==> flow/design.v <==
module fa(
input a,input b,input ci, output s, output co
);
reg s_out,c_out;
always @(*)
begin
s_out=a^b^ci;
c_out=a&b|a&ci|b&ci;
end
assign s=s_out;
assign co=c_out;
endmodule
module add17bit_2sComp(
   input 		     [16:0]		A,
	input 		     [16:0]		B,
	input 		         		ci,
	output		     [16:0]		calculate_out
);
wire [16:0] s;
wire [16:0] co;
fa fa0(A[0],B[0],ci,s[0],co[0]);
fa fa1(A[1],B[1],co[0],s[1],co[1]);
fa fa2(A[2],B[2],co[1],s[2],co[2]);
fa fa3(A[3],B[3],co[2],s[3],co[3]);
fa fa4(A[4],B[4],co[3],s[4],co[4]);
fa fa5(A[5],B[5],co[4],s[5],co[5]);
fa fa6(A[6],B[6],co[5],s[6],co[6]);
fa fa7(A[7],B[7],co[6],s[7],co[7]);
fa fa8(A[8],B[8],co[7],s[8],co[8]);
fa fa9(A[9],B[9],co[8],s[9],co[9]);
fa fa10(A[10],B[10],co[9],s[10],co[10]);
fa fa11(A[11],B[11],co[10],s[11],co[11]);
fa fa12(A[12],B[12],co[11],s[12],co[12]);
fa fa13(A[13],B[13],co[12],s[13],co[13]);
fa fa14(A[14],B[14],co[13],s[14],co[14]);
fa fa15(A[15],B[15],co[14],s[15],co[15]);
fa fa16(A[16],B[16],co[15],s[16],co[16]);
assign calculate_out[16:0]=s;
endmodule 
module add20bit_2sComp(
   input 		     [19:0]		A,
	input 		     [19:0]		B,
	input 		         		ci,
	output		     [19:0]		calculate_out
);
wire [19:0] s;
wire [19:0] co;
fa fa0(A[0],B[0],ci,s[0],co[0]);
fa fa1(A[1],B[1],co[0],s[1],co[1]);
fa fa2(A[2],B[2],co[1],s[2],co[2]);
fa fa3(A[3],B[3],co[2],s[3],co[3]);
fa fa4(A[4],B[4],co[3],s[4],co[4]);
fa fa5(A[5],B[5],co[4],s[5],co[5]);
fa fa6(A[6],B[6],co[5],s[6],co[6]);
fa fa7(A[7],B[7],co[6],s[7],co[7]);
fa fa8(A[8],B[8],co[7],s[8],co[8]);
fa fa9(A[9],B[9],co[8],s[9],co[9]);
fa fa10(A[10],B[10],co[9],s[10],co[10]);
fa fa11(A[11],B[11],co[10],s[11],co[11]);
fa fa12(A[12],B[12],co[11],s[12],co[12]);
fa fa13(A[13],B[13],co[12],s[13],co[13]);
fa fa14(A[14],B[14],co[13],s[14],co[14]);
fa fa15(A[15],B[15],co[14],s[15],co[15]);
fa fa16(A[16],B[16],co[15],s[16],co[16]);
fa fa17(A[17],B[17],co[16],s[17],co[17]);
fa fa18(A[18],B[18],co[17],s[18],co[18]);
fa fa19(A[19],B[19],co[18],s[19],co[19]);
assign calculate_out[19:0]=s;
endmodule 
module bin2bcd
(
	input wire [9:0] bin,
	output wire [3:0] bcd2,bcd1,bcd0,
	output reg neg
);
reg [9:0] abs_bin, rem, ones;
reg [3:0] tens, honds;
always @ (*) begin
	if (bin[9] == 1'b1) 
		begin
		abs_bin = (~bin) + 10'b00_0000_0001;
		neg = 1'b1;
		end
	else 
		begin
		abs_bin = bin;
		neg = 1'b0;
		end
	if (abs_bin >= 10'd500)
		begin
		honds = 4'h5;
		rem = abs_bin - 10'd500; 
		end 
	else if (abs_bin >= 10'd400 && abs_bin < 10'd500)
	   begin
		honds = 4'h4;
		rem = abs_bin - 10'd400;
		end
	else if (abs_bin >= 10'd300 && abs_bin < 10'd400)
	   begin
		honds = 4'h3;
		rem = abs_bin - 10'd300;
		end
	else if (abs_bin >= 10'd200 && abs_bin < 10'd300)
	   begin
		honds = 4'h2;
		rem = abs_bin - 10'd200;
		end
	else if (abs_bin >= 10'd100 && abs_bin < 10'd200)
	   begin
		honds = 4'h1;
		rem = abs_bin - 10'd100;
		end
	else 
	   begin
		honds = 4'h0;
		rem = abs_bin;
		end
	if (rem >= 10'd090)
		begin
		tens = 4'h9;
		ones = rem - 10'd090;
		end
	else if (rem >= 10'd080 && rem < 10'd090)
		begin
		tens = 4'h8;
		ones = rem - 10'd080;
		end
	else if (rem >= 10'd070 && rem < 10'd080)
		begin
		tens = 4'h7;
		ones = rem - 10'd070;
		end
	else if (rem >= 10'd060 && rem < 10'd070)
		begin
		tens = 4'h6;
		ones = rem - 10'd060;
		end
	else if (rem >= 10'd050 && rem < 10'd060)
		begin
		tens = 4'h5;
		ones = rem - 10'd050;
		end
	else if (rem >= 10'd040 && rem < 10'd050)
		begin
		tens = 4'h4;
		ones = rem - 10'd040;
		end
	else if (rem >= 10'd030 && rem < 10'd040)
		begin
		tens = 4'h3;
		ones = rem - 10'd030;
		end
	else if (rem >= 10'd020 && rem < 10'd030)
		begin
		tens = 4'h2;
		ones = rem - 10'd020;
		end
	else if (rem >= 10'd010 && rem < 10'd020)
		begin
		tens = 4'h1;
		ones = rem - 10'd010;
		end
	else 
		begin
		tens = 4'h0;
		ones = rem;
		end
end
assign bcd0 = ones [3:0];
assign bcd1 = tens;
assign bcd2 = honds;
endmodule 
module edge_detection ( 
input clock, 
input input_signal, 
output reg rising_transition
);
reg n; 
wire rising_transition_c;
assign rising_transition_c = ~n & input_signal;
always @(posedge clock) begin 
n                 <= input_signal; 
rising_transition <= rising_transition_c; 
end
endmodule
module cal(
input clk,
input [1:0] KEY,
input [6:2] SW,
input [15:0] smooth_out,
output [1:0] LEDR,
output reg nothing,
output reg [9:0] BCD_in
);
reg enable1;
reg enable2;
reg state_c, state;
reg [15:0] operand1, operand2;
wire [16:0] num1, num2, num3, num4;
wire [16:0] calculate_out1, calculate_out2;
wire load, reset;
wire reset_edge, load_edge;
assign reset = ~KEY[0];
assign load = ~KEY[1];
edge_detection my_edge1(.clock(clk),.input_signal(reset),.rising_transition(reset_edge));
edge_detection my_edge2(.clock(clk),.input_signal(load),.rising_transition(load_edge));
reg [1:0] LED;
assign LEDR[1:0] = LED[1:0];
always @ (*) begin
state_c = state;
LED = 2'b01;
enable1 = 1'b0;
enable2 = 1'b0;
case (state)
1'b0:begin LED = 2'b01; if (load_edge == 1'b1) begin state_c = 1'b1; enable1 = 1'b1; end end
1'b1:begin LED = 2'b10; if (load_edge == 1'b1) begin state_c = 1'b0; enable2 = 1'b1; end end
endcase
if (reset_edge == 1'b1) begin
state_c = 1'b0;
LED = 2'b01;
end
end
always @ (posedge clk) begin
	state <= state_c;
	if (enable1 == 1'b1) begin
		operand1 <= smooth_out;
	end
	if (enable2 == 1'b1) begin
		operand2 <= smooth_out;
   end
end
parameter smooth = 5'b00_001;
parameter operand_1 = 5'b00_010;
parameter operand_2 = 5'b00_100;
parameter add = 5'b01_000;
parameter sub = 5'b10_000;
assign num1 = {operand1[15],operand1};
assign num2 = {operand2[15],operand2};
assign num3 = {operand1[15],operand1};
assign num4 = ~({operand2[15],operand2});
always @ (*) begin
	case (SW[6:2])
	smooth: begin
		BCD_in = smooth_out[9:0];
		nothing = 1'b0;
	end
	operand_1: begin
		BCD_in = operand1[9:0];
		nothing = 1'b0;
	end
	operand_2: begin
		BCD_in = operand2[9:0];
		nothing = 1'b0;
	end
	add: begin
		BCD_in = calculate_out1[9:0];
		nothing = 1'b0;
	end
	sub: begin
		BCD_in = calculate_out2[9:0];
		nothing = 1'b0;
	end
	default: begin
		BCD_in = 10'd0;
		nothing = 1'b1;
	end
	endcase
end
add17bit_2sComp my_add(.A(num1), .B(num2), .ci(1'b0), .calculate_out(calculate_out1));
add17bit_2sComp my_sub(.A(num3), .B(num4), .ci(1'b1), .calculate_out(calculate_out2));
endmodule 
module seg7(
	output		     [7:0]		HEX0,
	output		     [7:0]		HEX1,
	output		     [7:0]		HEX2,
	output		     [7:0]		HEX3,
	output		     [7:0]		HEX4,
	output		     [7:0]		HEX5,
	input                      clk,
	input                      rst,
	input                      nothing,
   input 		     [11:0]		display,
	input                      neg
);
  reg [31:0] out; 
  reg [12:0] count, count_c;  
always @(count or rst) begin
		count_c = count + 13'd1;
		if (count == 13'd4400) begin
		count_c = 13'd0;
		end
		if (rst == 1'b1) begin
		count_c = 13'd0;
		end
end
always @ (posedge clk) begin
	count <= count_c;
end
always @(*) begin
	 case (display [3:0])  
	 4'b0000: begin 
	 out [7:0] = 8'b11000000; 
	 end 
	 4'b0001: begin 
	 out [7:0] = 8'b11111001; 
	 end 
	 4'b0010: begin 
	 out [7:0] = 8'b10100100; 
	 end 
	 4'b0011: begin 
	 out [7:0] = 8'b10110000; 
	 end 
	 4'b0100: begin 
	 out [7:0] = 8'b10011001; 
	 end 
	 4'b0101: begin 
	 out [7:0]= 8'b10010010; 
	 end 
	 4'b0110: begin 
	 out [7:0]= 8'b10000010; 
	 end 
	 4'b0111: begin 
	 out [7:0]= 8'b11111000; 
	 end
	 4'b1000: begin 
	 out [7:0]= 8'b10000000; 
	 end 
	 4'b1001: begin 
	 out [7:0]= 8'b10010000; 
	 end 
	 4'b1010: begin 
	 out [7:0]= 8'b10001000; 
	 end 
	 4'b1011: begin 
	 out [7:0]= 8'b10000011; 
	 end
	 4'b1100: begin 
	 out [7:0]= 8'b11000110; 
	 end 
	 4'b1101: begin 
	 out [7:0]= 8'b10100001; 
	 end 
	 4'b1110: begin 
	 out [7:0]= 8'b10000110; 
	 end 
	 4'b1111: begin 
	 out [7:0]= 8'b10001110; 
	 end
	 default: begin 
	 out [7:0]= 8'b11111111; 
	 end 
	 endcase 
	 case (display [7:4])  
	 4'b0000: begin 
	 out [15:8]= 8'b11000000; 
	 end 
	 4'b0001: begin 
	 out [15:8]= 8'b11111001; 
	 end 
	 4'b0010: begin 
	 out [15:8]= 8'b10100100; 
	 end 
	 4'b0011: begin 
	 out [15:8]= 8'b10110000; 
	 end 
	 4'b0100: begin 
	 out [15:8]= 8'b10011001; 
	 end 
	 4'b0101: begin 
	 out [15:8]= 8'b10010010; 
	 end 
	 4'b0110: begin 
	 out [15:8]= 8'b10000010; 
	 end 
	 4'b0111: begin 
	 out [15:8]= 8'b11111000; 
	 end
	 4'b1000: begin 
	 out [15:8]= 8'b10000000; 
	 end 
	 4'b1001: begin 
	 out [15:8]= 8'b10010000; 
	 end 
	 4'b1010: begin 
	 out [15:8]= 8'b10001000; 
	 end 
	 4'b1011: begin 
	 out [15:8]= 8'b10000011; 
	 end
	 4'b1100: begin 
	 out [15:8]= 8'b11000110; 
	 end 
	 4'b1101: begin 
	 out [15:8]= 8'b10100001; 
	 end 
	 4'b1110: begin 
	 out [15:8]= 8'b10000110; 
	 end 
	 4'b1111: begin 
	 out [15:8]= 8'b10001110; 
	 end
	 default: begin 
	 out [15:8]= 8'b11111111; 
	 end 
	 endcase 
	 case (display [11:8])  
	 4'b0000: begin 
	 out [23:16]= 8'b11000000; 
	 end 
	 4'b0001: begin 
	 out [23:16]= 8'b11111001; 
	 end 
	 4'b0010: begin 
	 out [23:16]= 8'b10100100; 
	 end 
	 4'b0011: begin 
	 out [23:16]= 8'b10110000; 
	 end 
	 4'b0100: begin 
	 out [23:16]= 8'b10011001; 
	 end 
	 4'b0101: begin 
	 out [23:16]= 8'b10010010; 
	 end 
	 4'b0110: begin 
	 out [23:16]= 8'b10000010; 
	 end 
	 4'b0111: begin 
	 out [23:16]= 8'b11111000; 
	 end
	 4'b1000: begin 
	 out [23:16]= 8'b10000000; 
	 end 
	 4'b1001: begin 
	 out [23:16]= 8'b10010000; 
	 end 
	 4'b1010: begin 
	 out [23:16]= 8'b10001000; 
	 end 
	 4'b1011: begin 
	 out [23:16]= 8'b10000011; 
	 end
	 4'b1100: begin 
	 out [23:16]= 8'b11000110; 
	 end 
	 4'b1101: begin 
	 out [23:16]= 8'b10100001; 
	 end 
	 4'b1110: begin 
	 out [23:16]= 8'b10000110; 
	 end 
	 4'b1111: begin 
	 out [23:16]= 8'b10001110; 
	 end
	 default: begin 
	 out [23:16]= 8'b11111111; 
	 end 
	 endcase 
	 case (neg)
	 1'b1: begin
	 out [31:24]= 8'b10111111;
	 end
	 default: begin 
	 out [31:24]= 8'b11111111; 
	 end 
	 endcase
    if (nothing == 1'b1) begin 
	 if (count <= 13'd2200) begin
	 out [7:0] = 8'b1011_1111;
	 out[15:8] = 8'b1011_1111;
	 out[23:16] = 8'b1011_1111; 
	 out[31:24] = 8'b1011_1111;
	 end 
	 else begin
	 out [7:0] = 8'b1111_1111;
	 out[15:8] = 8'b1111_1111;
	 out[23:16] = 8'b1111_1111; 
	 out[31:24] = 8'b1111_1111;
	 end
	 end
 end 
assign HEX0[7:0]=out[7:0];
assign HEX1[7:0]=out[15:8];
assign HEX2[7:0]=out[23:16];
assign HEX3[7:0]=out[31:24];
assign HEX4[7:0]= 8'b11111111;
assign HEX5[7:0]= 8'b11111111;
endmodule
module smooth_filter(
input clk,
input reset,
input [15:0] in,
input [1:0] SW,
output [15:0] out
);
reg [6:0] count, count_c;
wire en;
always @(reset or count) begin
	if (reset == 1'b1) begin
		count_c = 7'd0;
	end
	else begin
		count_c = count + 7'd1;
	end
end
assign en = (count == 7'd99);
reg [15:0] r1, r2, r3, r4, r5, r6, r7, r8, r9, r10, r11, r12, r13, r14, r15, r16;
always @ (posedge clk) begin
	count <= count_c;
	if (en == 1'b1) begin
		r1 <= in;
		r2 <= r1;
		r3 <= r2;
		r4 <= r3;
		r5 <= r4;
		r6 <= r5;
		r7 <= r6;
		r8 <= r7;
		r9 <= r8;
		r10 <= r9;
		r11 <= r10;
		r12 <= r11;
		r13 <= r12;
		r14 <= r13;
		r15 <= r14;
		r16 <= r15;
	end
end
reg [19:0] sum;
wire [19:0] num1, num2, num3, num4, num5, num6, num7, num8;
wire [19:0] num9, num10, num11, num12, num13, num14, num15, num16;
wire ci=1'b0;
wire [19:0] calculate_out1, calculate_out2, calculate_out3, calculate_out4,
            calculate_out5, calculate_out6, calculate_out7, calculate_out8,
				calculate_out9, calculate_out10, calculate_out11, calculate_out12,
				calculate_out13, calculate_out14, calculate_out15;
assign num1 = {{4{r1[15]}},r1};
assign num2 = {{4{r2[15]}},r2};
assign num3 = {{4{r3[15]}},r3};
assign num4 = {{4{r4[15]}},r4};
assign num5 = {{4{r5[15]}},r5};
assign num6 = {{4{r6[15]}},r6};
assign num7 = {{4{r7[15]}},r7};
assign num8 = {{4{r8[15]}},r8};
assign num9 = {{4{r9[15]}},r9};
assign num10 = {{4{r10[15]}},r10};
assign num11 = {{4{r11[15]}},r11};
assign num12 = {{4{r12[15]}},r12};
assign num13 = {{4{r13[15]}},r13};
assign num14 = {{4{r14[15]}},r14};
assign num15 = {{4{r15[15]}},r15};
assign num16 = {{4{r16[15]}},r16};
always @(*) begin
	sum = num1;
	case (SW[1:0]) 
	2'b00:begin 
		sum = num1;
	end
	2'b01:begin
		sum = calculate_out1;
		sum = sum >> 1; 
	end
	2'b10:begin
		sum = calculate_out3;
		sum = sum >> 2;  
	end
	2'b11:begin
		sum = calculate_out15;
		sum = sum >> 4;  
	end
	endcase 
end
assign out = sum[15:0];
add20bit_2sComp my_adder1 (.A(num1),.B(num2),.ci(ci),.calculate_out(calculate_out1));
add20bit_2sComp my_adder2 (.A(calculate_out1),.B(num3),.ci(ci),.calculate_out(calculate_out2));
add20bit_2sComp my_adder3(.A(calculate_out2),.B(num4),.ci(ci),.calculate_out(calculate_out3));
add20bit_2sComp my_adder4(.A(calculate_out3),.B(num5),.ci(ci),.calculate_out(calculate_out4));
add20bit_2sComp my_adder5 (.A(calculate_out4),.B(num6),.ci(ci),.calculate_out(calculate_out5));
add20bit_2sComp my_adder6(.A(calculate_out5),.B(num7),.ci(ci),.calculate_out(calculate_out6));
add20bit_2sComp my_adder7(.A(calculate_out6),.B(num8),.ci(ci),.calculate_out(calculate_out7));
add20bit_2sComp my_adder8 (.A(calculate_out7),.B(num9),.ci(ci),.calculate_out(calculate_out8));
add20bit_2sComp my_adder9(.A(calculate_out8),.B(num10),.ci(ci),.calculate_out(calculate_out9));
add20bit_2sComp my_adder10(.A(calculate_out9),.B(num11),.ci(ci),.calculate_out(calculate_out10));
add20bit_2sComp my_adder11(.A(calculate_out10),.B(num12),.ci(ci),.calculate_out(calculate_out11));
add20bit_2sComp my_adder12(.A(calculate_out11),.B(num13),.ci(ci),.calculate_out(calculate_out12));
add20bit_2sComp my_adder13(.A(calculate_out12),.B(num14),.ci(ci),.calculate_out(calculate_out13));
add20bit_2sComp my_adder14(.A(calculate_out13),.B(num15),.ci(ci),.calculate_out(calculate_out14));
add20bit_2sComp my_adder15(.A(calculate_out14),.B(num16),.ci(ci),.calculate_out(calculate_out15));
endmodule 
module calc_top (
   input              clk,
   input              rst,
   input      [15:0]  data_x,
   input      [1:0]   KEY,
   input      [6:0]   SW,
   output     [7:0]   HEX0,
   output     [7:0]   HEX1,
   output     [7:0]   HEX2,
   output     [7:0]   HEX3,
   output     [7:0]   HEX4,
   output     [7:0]   HEX5,
   output     [1:0]   LEDR
   );
wire [3:0] bcd2, bcd1, bcd0;
wire neg;
wire [15:0] smooth_out;
wire nothing;
wire [9:0] BCD_in;
smooth_filter my_filter (.clk(clk), .reset(rst), .in(data_x[15:0]), .SW(SW[1:0]), .out(smooth_out));
cal my_cal (.clk(clk), .KEY(KEY), .SW(SW[6:2]), .smooth_out(smooth_out), .LEDR(LEDR[1:0]), .nothing(nothing), .BCD_in(BCD_in));
bin2bcd my_bin2bcd (.bin(BCD_in), .bcd2(bcd2), .bcd1(bcd1), .bcd0(bcd0), .neg(neg));
seg7 my_seg7 (.HEX0(HEX0), .HEX1(HEX1), .HEX2(HEX2), .HEX3(HEX3), .HEX4(HEX4), .HEX5(HEX5), .clk(clk), .rst(rst), .nothing(nothing), .display({bcd2, bcd1, bcd0}), .neg(neg));
endmodule
* Step by step through the tools: calc_top
What the tools print for calc_top, step after step.
Lines are those of the file above, counted from 1.
The mark - stands for no value.
- Top module :: calc_top
- Clock :: clk
- Cell library :: sky130hd
- Library corner :: tt_025C_1v80

* Elaborated design
Yosys after proc, flatten, opt, wreduce and memory -nomap, before mapping. Memory bits, and registers merged into a memory's read port (data or address), are not among the register bits. Print and check cells are not counted.
Yosys's memory passes give these memory sizes; they may raise the number of words (mostly to a power of two), join words into wider ones and drop unused or constant bits.
- Input bits :: 27
- Register bits after elaboration :: 301
- Output and inout bits :: 50
- Memories :: 3
- ROM bits :: 336
** Memories
- (no name shown) :: depth 16, bits a word 7, rd ports 1, write ports 0, RTL line 301 : case (display [3:0])
- (no name shown) :: depth 16, bits a word 7, rd ports 1, write ports 0, RTL line 354 : case (display [7:4])
- (no name shown) :: depth 16, bits a word 7, rd ports 1, write ports 0, RTL line 407 : case (display [11:8])
- Bitwise gates (word level) :: 1445
- Order comparisons :: 27
- Add/subtract/negate cells :: 17
- Reductions and logical operators :: 15
- Equality and inequality tests :: 10
- Muxes and demuxes :: 42
** Operators with widths (count)
- 1-bit bitwise AND :: 607
- 1-bit XOR :: 436
- 1-bit OR :: 394
- 4-bit 2-to-1 mux :: 21
- 10-bit 2-to-1 mux :: 6
- 10-bit parallel mux with 5-bit select :: 1
- 10-bit by 7-bit greater-or-equal comparator with 1-bit output (second input constant) :: 4
- 10-bit parallel mux with 4-bit select :: 1
- 32-bit 2-to-1 mux :: 1
- 10-bit by 6-bit greater-or-equal comparator with 1-bit output (second input constant) :: 3
- 10-bit by 6-bit less-than comparator with 1-bit output (second input constant) :: 3
- 10-bit by 7-bit less-than comparator with 1-bit output (second input constant) :: 3
- 10-bit by 9-bit subtractor with 10-bit output (second input constant) :: 3
- 10-bit by 9-bit greater-or-equal comparator with 1-bit output (second input constant) :: 3
- 10-bit by 9-bit less-than comparator with 1-bit output (second input constant) :: 3
- 10-bit by 5-bit greater-or-equal comparator with 1-bit output (second input constant) :: 2
- 10-bit by 5-bit less-than comparator with 1-bit output (second input constant) :: 2
- 10-bit inverter :: 2
- 4-bit subtractor (second input constant) :: 5
- 7-bit 2-to-1 mux :: 2
- 13-bit by 1-bit adder with 13-bit output (second input constant) :: 1
- 13-bit by 12-bit less-or-equal comparator with 1-bit output (second input constant) :: 1
- 13-bit equality test (second input constant) :: 1
- 1-bit logical AND :: 12
- 10-bit by 1-bit adder with 10-bit output (second input constant) :: 1
- 10-bit by 4-bit greater-or-equal comparator with 1-bit output (second input constant) :: 1
- 10-bit by 7-bit subtractor with 10-bit output (second input constant) :: 1
- 10-bit by 8-bit subtractor with 10-bit output (second input constant) :: 1
Other operator kinds: 22; their cells: 35.

* Logic depth
Depth = most cells in a row (Yosys ltp): at word level without a register or memory, in the mapped netlist without a sequential cell, where the memories' decode and read muxes count.
- Depth in word-level cells :: 89
- ABC_AREA :: 0
- Gate-level depth with buffers :: 65

* After synthesis
Source: synth_stat.txt of the flow (Yosys; design flattened, memories mapped). It holds for the ABC_AREA given above (unset counts as 0); a run with the other value may have another netlist.
The area totals of this step are shown rounded.
** Cell types
- sky130_fd_sc_hd__edfxtp_1 :: count 244, total area 7.33E+03 µm²
- sky130_fd_sc_hd__fa_1 :: count 193, total area 3.86E+03 µm²
- sky130_fd_sc_hd__ha_1 :: count 58, total area 725.696 µm²
- sky130_fd_sc_hd__dfxtp_1 :: count 25, total area 500.48 µm²
- sky130_fd_sc_hd__inv_1 :: count 125, total area 469.2 µm²
- sky130_fd_sc_hd__xnor2_1 :: count 32, total area 280.269 µm²
- sky130_fd_sc_hd__buf_4 :: count 28, total area 210.202 µm²
- sky130_fd_sc_hd__mux4_2 :: count 9, total area 202.694 µm²
- sky130_fd_sc_hd__nor2_1 :: count 54, total area 202.694 µm²
- sky130_fd_sc_hd__nand2_1 :: count 52, total area 195.187 µm²
- sky130_fd_sc_hd__a21oi_1 :: count 36, total area 180.173 µm²
- sky130_fd_sc_hd__a2111oi_4 :: count 6, total area 165.158 µm²
- sky130_fd_sc_hd__nand3_1 :: count 27, total area 135.13 µm²
- sky130_fd_sc_hd__and3_1 :: count 21, total area 131.376 µm²
- sky130_fd_sc_hd__nor3_1 :: count 23, total area 115.11 µm²
- sky130_fd_sc_hd__o21ai_0 :: count 23, total area 115.11 µm²
- sky130_fd_sc_hd__a211oi_1 :: count 15, total area 112.608 µm²
- sky130_fd_sc_hd__nand4_1 :: count 16, total area 100.096 µm²
Other cell types: 81; their cells: 311.
- Sequential part of the area :: 7828 µm²
- Mapped cells :: 1298
- Flip-flops :: 269
- Mapped area :: 17620 µm²
By module: a second synthesis without flattening, with its own total; a netlist apart from the flattened one above.
- Cells (unflattened synthesis) :: 1309
- Area total of the unflattened synthesis :: 20830 µm²
Rows give one instance, submodules left out.
** By module
- smooth_filter :: area 8383 µm², instances 1, cells 306
- fa :: area 20.0 µm², instances 334, cells 1
- bin2bcd :: area 2170 µm², instances 1, cells 295
- cal :: area 1785 µm², instances 1, cells 153
- seg7 :: area 1695 µm², instances 1, cells 215
- edge_detection :: area 53.8 µm², instances 2, cells 3
- add17bit_2sComp :: area 0.0 µm², instances 2, cells 0
- add20bit_2sComp :: area 0.0 µm², instances 15, cells 0
- calc_top :: area 0.0 µm², instances 1, cells 0

* Worst setup path after synthesis
Source: OpenSTA report_checks on the synthesized netlist (no wires, ideal clock, input and output delay 20% of the period each), path of least setup slack; recovery checks are left aside. Register names are those of the netlist, which keeps one name where synthesis merged equal registers.
- Path kind :: register -> output
- Start :: reg my_filter.r1[0]
- End :: out HEX0[0]
- Period :: 28000 ps
- Output delay :: 5600 ps
- Arrival :: 19827 ps
- Path delay :: 19827 ps
- Launch time at the first pin :: 0 ps
- Path slack :: 2573 ps
- Required time :: 22400 ps
- Stages :: 58
- Synthesis period reached :: 25427 ps
"path delay" = arrival - input delay + setup time.
At an output port there is no setup time.
"stages": output pins that drive a net of the path, with the launching flip-flop's if there is one; two outputs of one cell count as two.
"synthesis period reached" is the clock period less the worst setup slack; recovery checks do not enter. This is arithmetic on one report: input and output delays are still those of the set period (20% each).
The rows between start and end are the longest chain of elaborated cells between them; the timing report does not say that the signal goes this way. Where chains are equally long, one stands for them.
Each line given opens the expression or statement behind the cell; cells for indexed reads and writes are added by Yosys, which also makes memories of some case tables.
A memory read counts as a cell of the chain, while the word-level depth stops at memories.
- Cells stage by stage :: sky130_fd_sc_hd__edfxtp_1 -> sky130_fd_sc_hd__ha_1 -> sky130_fd_sc_hd__inv_1 -> sky130_fd_sc_hd__fa_1 -> sky130_fd_sc_hd__fa_1 -> sky130_fd_sc_hd__fa_1 -> sky130_fd_sc_hd__fa_1 -> sky130_fd_sc_hd__fa_1 -> sky130_fd_sc_hd__fa_1 -> sky130_fd_sc_hd__fa_1 -> sky130_fd_sc_hd__fa_1 -> sky130_fd_sc_hd__fa_1 -> sky130_fd_sc_hd__fa_1 -> sky130_fd_sc_hd__fa_1 -> sky130_fd_sc_hd__inv_1 -> sky130_fd_sc_hd__fa_1 -> sky130_fd_sc_hd__fa_1 -> sky130_fd_sc_hd__fa_1 -> [22 not listed] -> sky130_fd_sc_hd__o311ai_1 -> sky130_fd_sc_hd__a211oi_1 -> sky130_fd_sc_hd__o21ai_0 -> sky130_fd_sc_hd__nand2_1 -> sky130_fd_sc_hd__xnor2_1 -> sky130_fd_sc_hd__inv_1 -> sky130_fd_sc_hd__ha_1 -> sky130_fd_sc_hd__a21oi_1 -> sky130_fd_sc_hd__inv_1 -> sky130_fd_sc_hd__a31o_2 -> sky130_fd_sc_hd__a21oi_1 -> sky130_fd_sc_hd__o21ai_0 -> sky130_fd_sc_hd__a211oi_2 -> sky130_fd_sc_hd__xnor2_1 -> sky130_fd_sc_hd__inv_1 -> sky130_fd_sc_hd__ha_1 -> sky130_fd_sc_hd__or4_1 -> sky130_fd_sc_hd__o311a_1
- Cells in the longest elaborated chain :: 91
- Elaborated cells on any way between the ends :: 1361
- RTL lines with such cells :: 36
** Ends and longest elaborated chain, post-synthesis
- start: declaration :: RTL line 508 : reg [15:0] r1, r2, r3, r4, r5, r6, r7, r8, r9, r10, r11, r12, r13, r14, r15, r16;
- start: assignment :: RTL line 512 : r1 <= in;
- 1-bit bitwise AND (2 in a row) :: RTL line 8 : c_out=a&b|a&ci|b&ci;
- 1-bit OR (2 in a row) :: RTL line 8
- 1-bit bitwise AND :: RTL line 8
- 1-bit OR (2 in a row) :: RTL line 8
- 1-bit bitwise AND :: RTL line 8
- 1-bit OR (2 in a row) :: RTL line 8
- 1-bit bitwise AND :: RTL line 8
- [73 not listed]
- 4-bit 2-to-1 mux :: RTL line 139 : else if (rem >= 10'd050 && rem < 10'd060)
- 4-bit 2-to-1 mux :: RTL line 134 : else if (rem >= 10'd060 && rem < 10'd070)
- 4-bit 2-to-1 mux :: RTL line 129 : else if (rem >= 10'd070 && rem < 10'd080)
- 4-bit 2-to-1 mux :: RTL line 124 : else if (rem >= 10'd080 && rem < 10'd090)
- 4-bit 2-to-1 mux :: RTL line 119 : if (rem >= 10'd090)
- memory 16 x 7 bit :: RTL line 301 : case (display [3:0])
- 32-bit 2-to-1 mux :: RTL line 468 : if (nothing == 1'b1) begin
- end: declaration :: RTL line 597 : output     [7:0]   HEX0,

* Path in the finished layout
Path of least setup slack in the final report of run A (OpenROAD, finished layout, wires in). Where an end is a register, its clock arrival counts in the times.
The report prints the path's times to 10 ps; the period is as set.
- Path kind :: register -> output
- Start :: reg my_filter.r1[0]
- End :: out HEX0[0]
- Path slack :: 7990 ps
- Period :: 39200 ps
- Arrival :: 23370 ps
- Required time :: 31360 ps
- Stages :: 60
- Output delay :: 7840 ps
- Launch time at the first pin :: 580 ps
The rows between start and end are the longest chain of elaborated cells between them; the timing report does not say that the signal goes this way. Where chains are equally long, one stands for them.
A memory read counts as a cell of the chain, while the word-level depth stops at memories.
- Cells stage by stage :: sky130_fd_sc_hd__edfxtp_1 -> sky130_fd_sc_hd__ha_1 -> sky130_fd_sc_hd__inv_1 -> sky130_fd_sc_hd__fa_1 -> sky130_fd_sc_hd__fa_1 -> sky130_fd_sc_hd__fa_1 -> sky130_fd_sc_hd__fa_1 -> sky130_fd_sc_hd__fa_1 -> sky130_fd_sc_hd__fa_1 -> sky130_fd_sc_hd__fa_1 -> sky130_fd_sc_hd__fa_1 -> sky130_fd_sc_hd__fa_1 -> sky130_fd_sc_hd__fa_1 -> sky130_fd_sc_hd__inv_1 -> sky130_fd_sc_hd__fa_1 -> sky130_fd_sc_hd__fa_1 -> sky130_fd_sc_hd__fa_1 -> sky130_fd_sc_hd__fa_1 -> [24 not listed] -> sky130_fd_sc_hd__a211oi_1 -> sky130_fd_sc_hd__o21ai_0 -> sky130_fd_sc_hd__nand2_1 -> sky130_fd_sc_hd__xnor2_2 -> sky130_fd_sc_hd__inv_1 -> sky130_fd_sc_hd__ha_1 -> sky130_fd_sc_hd__a21oi_1 -> sky130_fd_sc_hd__inv_1 -> sky130_fd_sc_hd__a31o_2 -> sky130_fd_sc_hd__a21oi_1 -> sky130_fd_sc_hd__o21ai_0 -> sky130_fd_sc_hd__a211oi_2 -> sky130_fd_sc_hd__xnor2_1 -> sky130_fd_sc_hd__inv_1 -> sky130_fd_sc_hd__ha_1 -> sky130_fd_sc_hd__or4_1 -> sky130_fd_sc_hd__o311a_1 -> sky130_fd_sc_hd__clkdlybuf4s50_1
- Cells in the longest elaborated chain :: 91
- Elaborated cells on any way between the ends :: 1361
- RTL lines with such cells :: 36
** Ends and longest elaborated chain, after layout
- start: declaration :: RTL line 508 : reg [15:0] r1, r2, r3, r4, r5, r6, r7, r8, r9, r10, r11, r12, r13, r14, r15, r16;
- start: assignment :: RTL line 512 : r1 <= in;
- 1-bit bitwise AND (2 in a row) :: RTL line 8 : c_out=a&b|a&ci|b&ci;
- 1-bit OR (2 in a row) :: RTL line 8
- 1-bit bitwise AND :: RTL line 8
- 1-bit OR (2 in a row) :: RTL line 8
- 1-bit bitwise AND :: RTL line 8
- 1-bit OR (2 in a row) :: RTL line 8
- 1-bit bitwise AND :: RTL line 8
- [73 not listed]
- 4-bit 2-to-1 mux :: RTL line 139 : else if (rem >= 10'd050 && rem < 10'd060)
- 4-bit 2-to-1 mux :: RTL line 134 : else if (rem >= 10'd060 && rem < 10'd070)
- 4-bit 2-to-1 mux :: RTL line 129 : else if (rem >= 10'd070 && rem < 10'd080)
- 4-bit 2-to-1 mux :: RTL line 124 : else if (rem >= 10'd080 && rem < 10'd090)
- 4-bit 2-to-1 mux :: RTL line 119 : if (rem >= 10'd090)
- memory 16 x 7 bit :: RTL line 301 : case (display [3:0])
- 32-bit 2-to-1 mux :: RTL line 468 : if (nothing == 1'b1) begin
- end: declaration :: RTL line 597 : output     [7:0]   HEX0,

==> results <==
Record of 5 stored runs of the RTL-to-layout flow on calc_top, platform sky130hd. The runs are unordered. Constraints: input delay and output delay 20% of the set period each, output load 0.01 pF.
"time used up by the worst setup path" means the part of the period allowed to the worst setup path (the constraints hold back 20% at inputs and 20% at outputs) less its slack; where the path has registers, the arrival times of their clocks count too.
By "power" is meant OpenSTA's value without simulated activity: inputs other than the clock are taken to toggle once in ten clock periods, and the tool carries that through the logic.
"time used up by the worst setup path" is given in steps of 10 ps.
The results are shown rounded.

** Run A
- Settings :: ABC_AREA=0; CAP_MARGIN=40; CELL_PAD_IN_SITES_DETAIL_PLACEMENT=2; CORE_MARGIN=8; CORE_UTILIZATION=22; CTS_CLUSTER_SIZE=59; GPL_ROUTABILITY_DRIVEN=0; MAX_ROUTING_LAYER=met4; PLACE_DENSITY_LB_ADDON=0.24; SLEW_MARGIN=40; period_ns=39.2
- Utilization in the final report :: 0.254
- Time used up by the worst setup path :: 23,370 ps
- Critical path kind :: register -> output
- Total negative slack on setup checks :: 0 ps
- Overall die area :: 89,420 µm²
- Synthesis area :: 17,620 µm²
- Standard-cell area after routing :: 20,270 µm²
- Final worst hold slack :: 384 ps
- Power :: 768.1 µW
- Worst setup slack after layout :: 7,988 ps

** Run B
- Settings :: CORE_UTILIZATION=54; period_ns=27.2; CAP_MARGIN=20; CORE_MARGIN=2; SLEW_MARGIN=20
- Worst setup slack after layout :: 884 ps
- Final worst hold slack :: 393 ps
- Time used up by the worst setup path :: 20,880 ps
- Critical path kind :: register -> output
- Overall die area :: 34,100 µm²
- Standard-cell area after routing :: 20,040 µm²
- Synthesis area :: 17,620 µm²
- Power :: 1,127 µW
- Total negative slack on setup checks :: 0 ps
- Utilization in the final report :: 0.619

** Run C
- Settings :: CORE_UTILIZATION=40; period_ns=26.2; CAP_MARGIN=20; CORE_MARGIN=2; SLEW_MARGIN=20
- Total negative slack on setup checks :: 0 ps
- Time used up by the worst setup path :: 20,160 ps
- Critical path kind :: register -> output
- Synthesis area :: 17,620 µm²
- Worst setup slack after layout :: 799 ps
- Power :: 1,215 µW
- Final worst hold slack :: 390 ps
- Utilization in the final report :: 0.48
- Overall die area :: 45,760 µm²
- Standard-cell area after routing :: 20,760 µm²

** Run D
- Settings :: CAP_MARGIN=25; CELL_PAD_IN_SITES_GLOBAL_PLACEMENT=1; CORE_MARGIN=5; CORE_UTILIZATION=21; CTS_CLUSTER_DIAMETER=80; HOLD_SLACK_MARGIN=0.17; MIN_ROUTING_LAYER=met1; SETUP_SLACK_MARGIN=5.0; period_ns=35.4; SLEW_MARGIN=20
- Overall die area :: 89,820 µm²
- Final worst hold slack :: 378 ps
- Worst setup slack after layout :: 6,126 ps
- Standard-cell area after routing :: 20,240 µm²
- Utilization in the final report :: 0.243
- Power :: 822.7 µW
- Time used up by the worst setup path :: 22,190 ps
- Critical path kind :: register -> output
- Synthesis area :: 17,620 µm²
- Total negative slack on setup checks :: 0 ps

** Run E
- Settings :: CAP_MARGIN=30; CELL_PAD_IN_SITES_DETAIL_PLACEMENT=2; CELL_PAD_IN_SITES_GLOBAL_PLACEMENT=2; CORE_ASPECT_RATIO=1.48; CORE_MARGIN=8; CORE_UTILIZATION=53; CTS_CLUSTER_DIAMETER=142; GPL_ROUTABILITY_DRIVEN=0; GPL_TIMING_DRIVEN=1; MIN_ROUTING_LAYER=met1; PLACE_DENSITY=0.76; SLEW_MARGIN=0; period_ns=17.7
- Outcome :: did not finish, placement stopped with DPL-0033
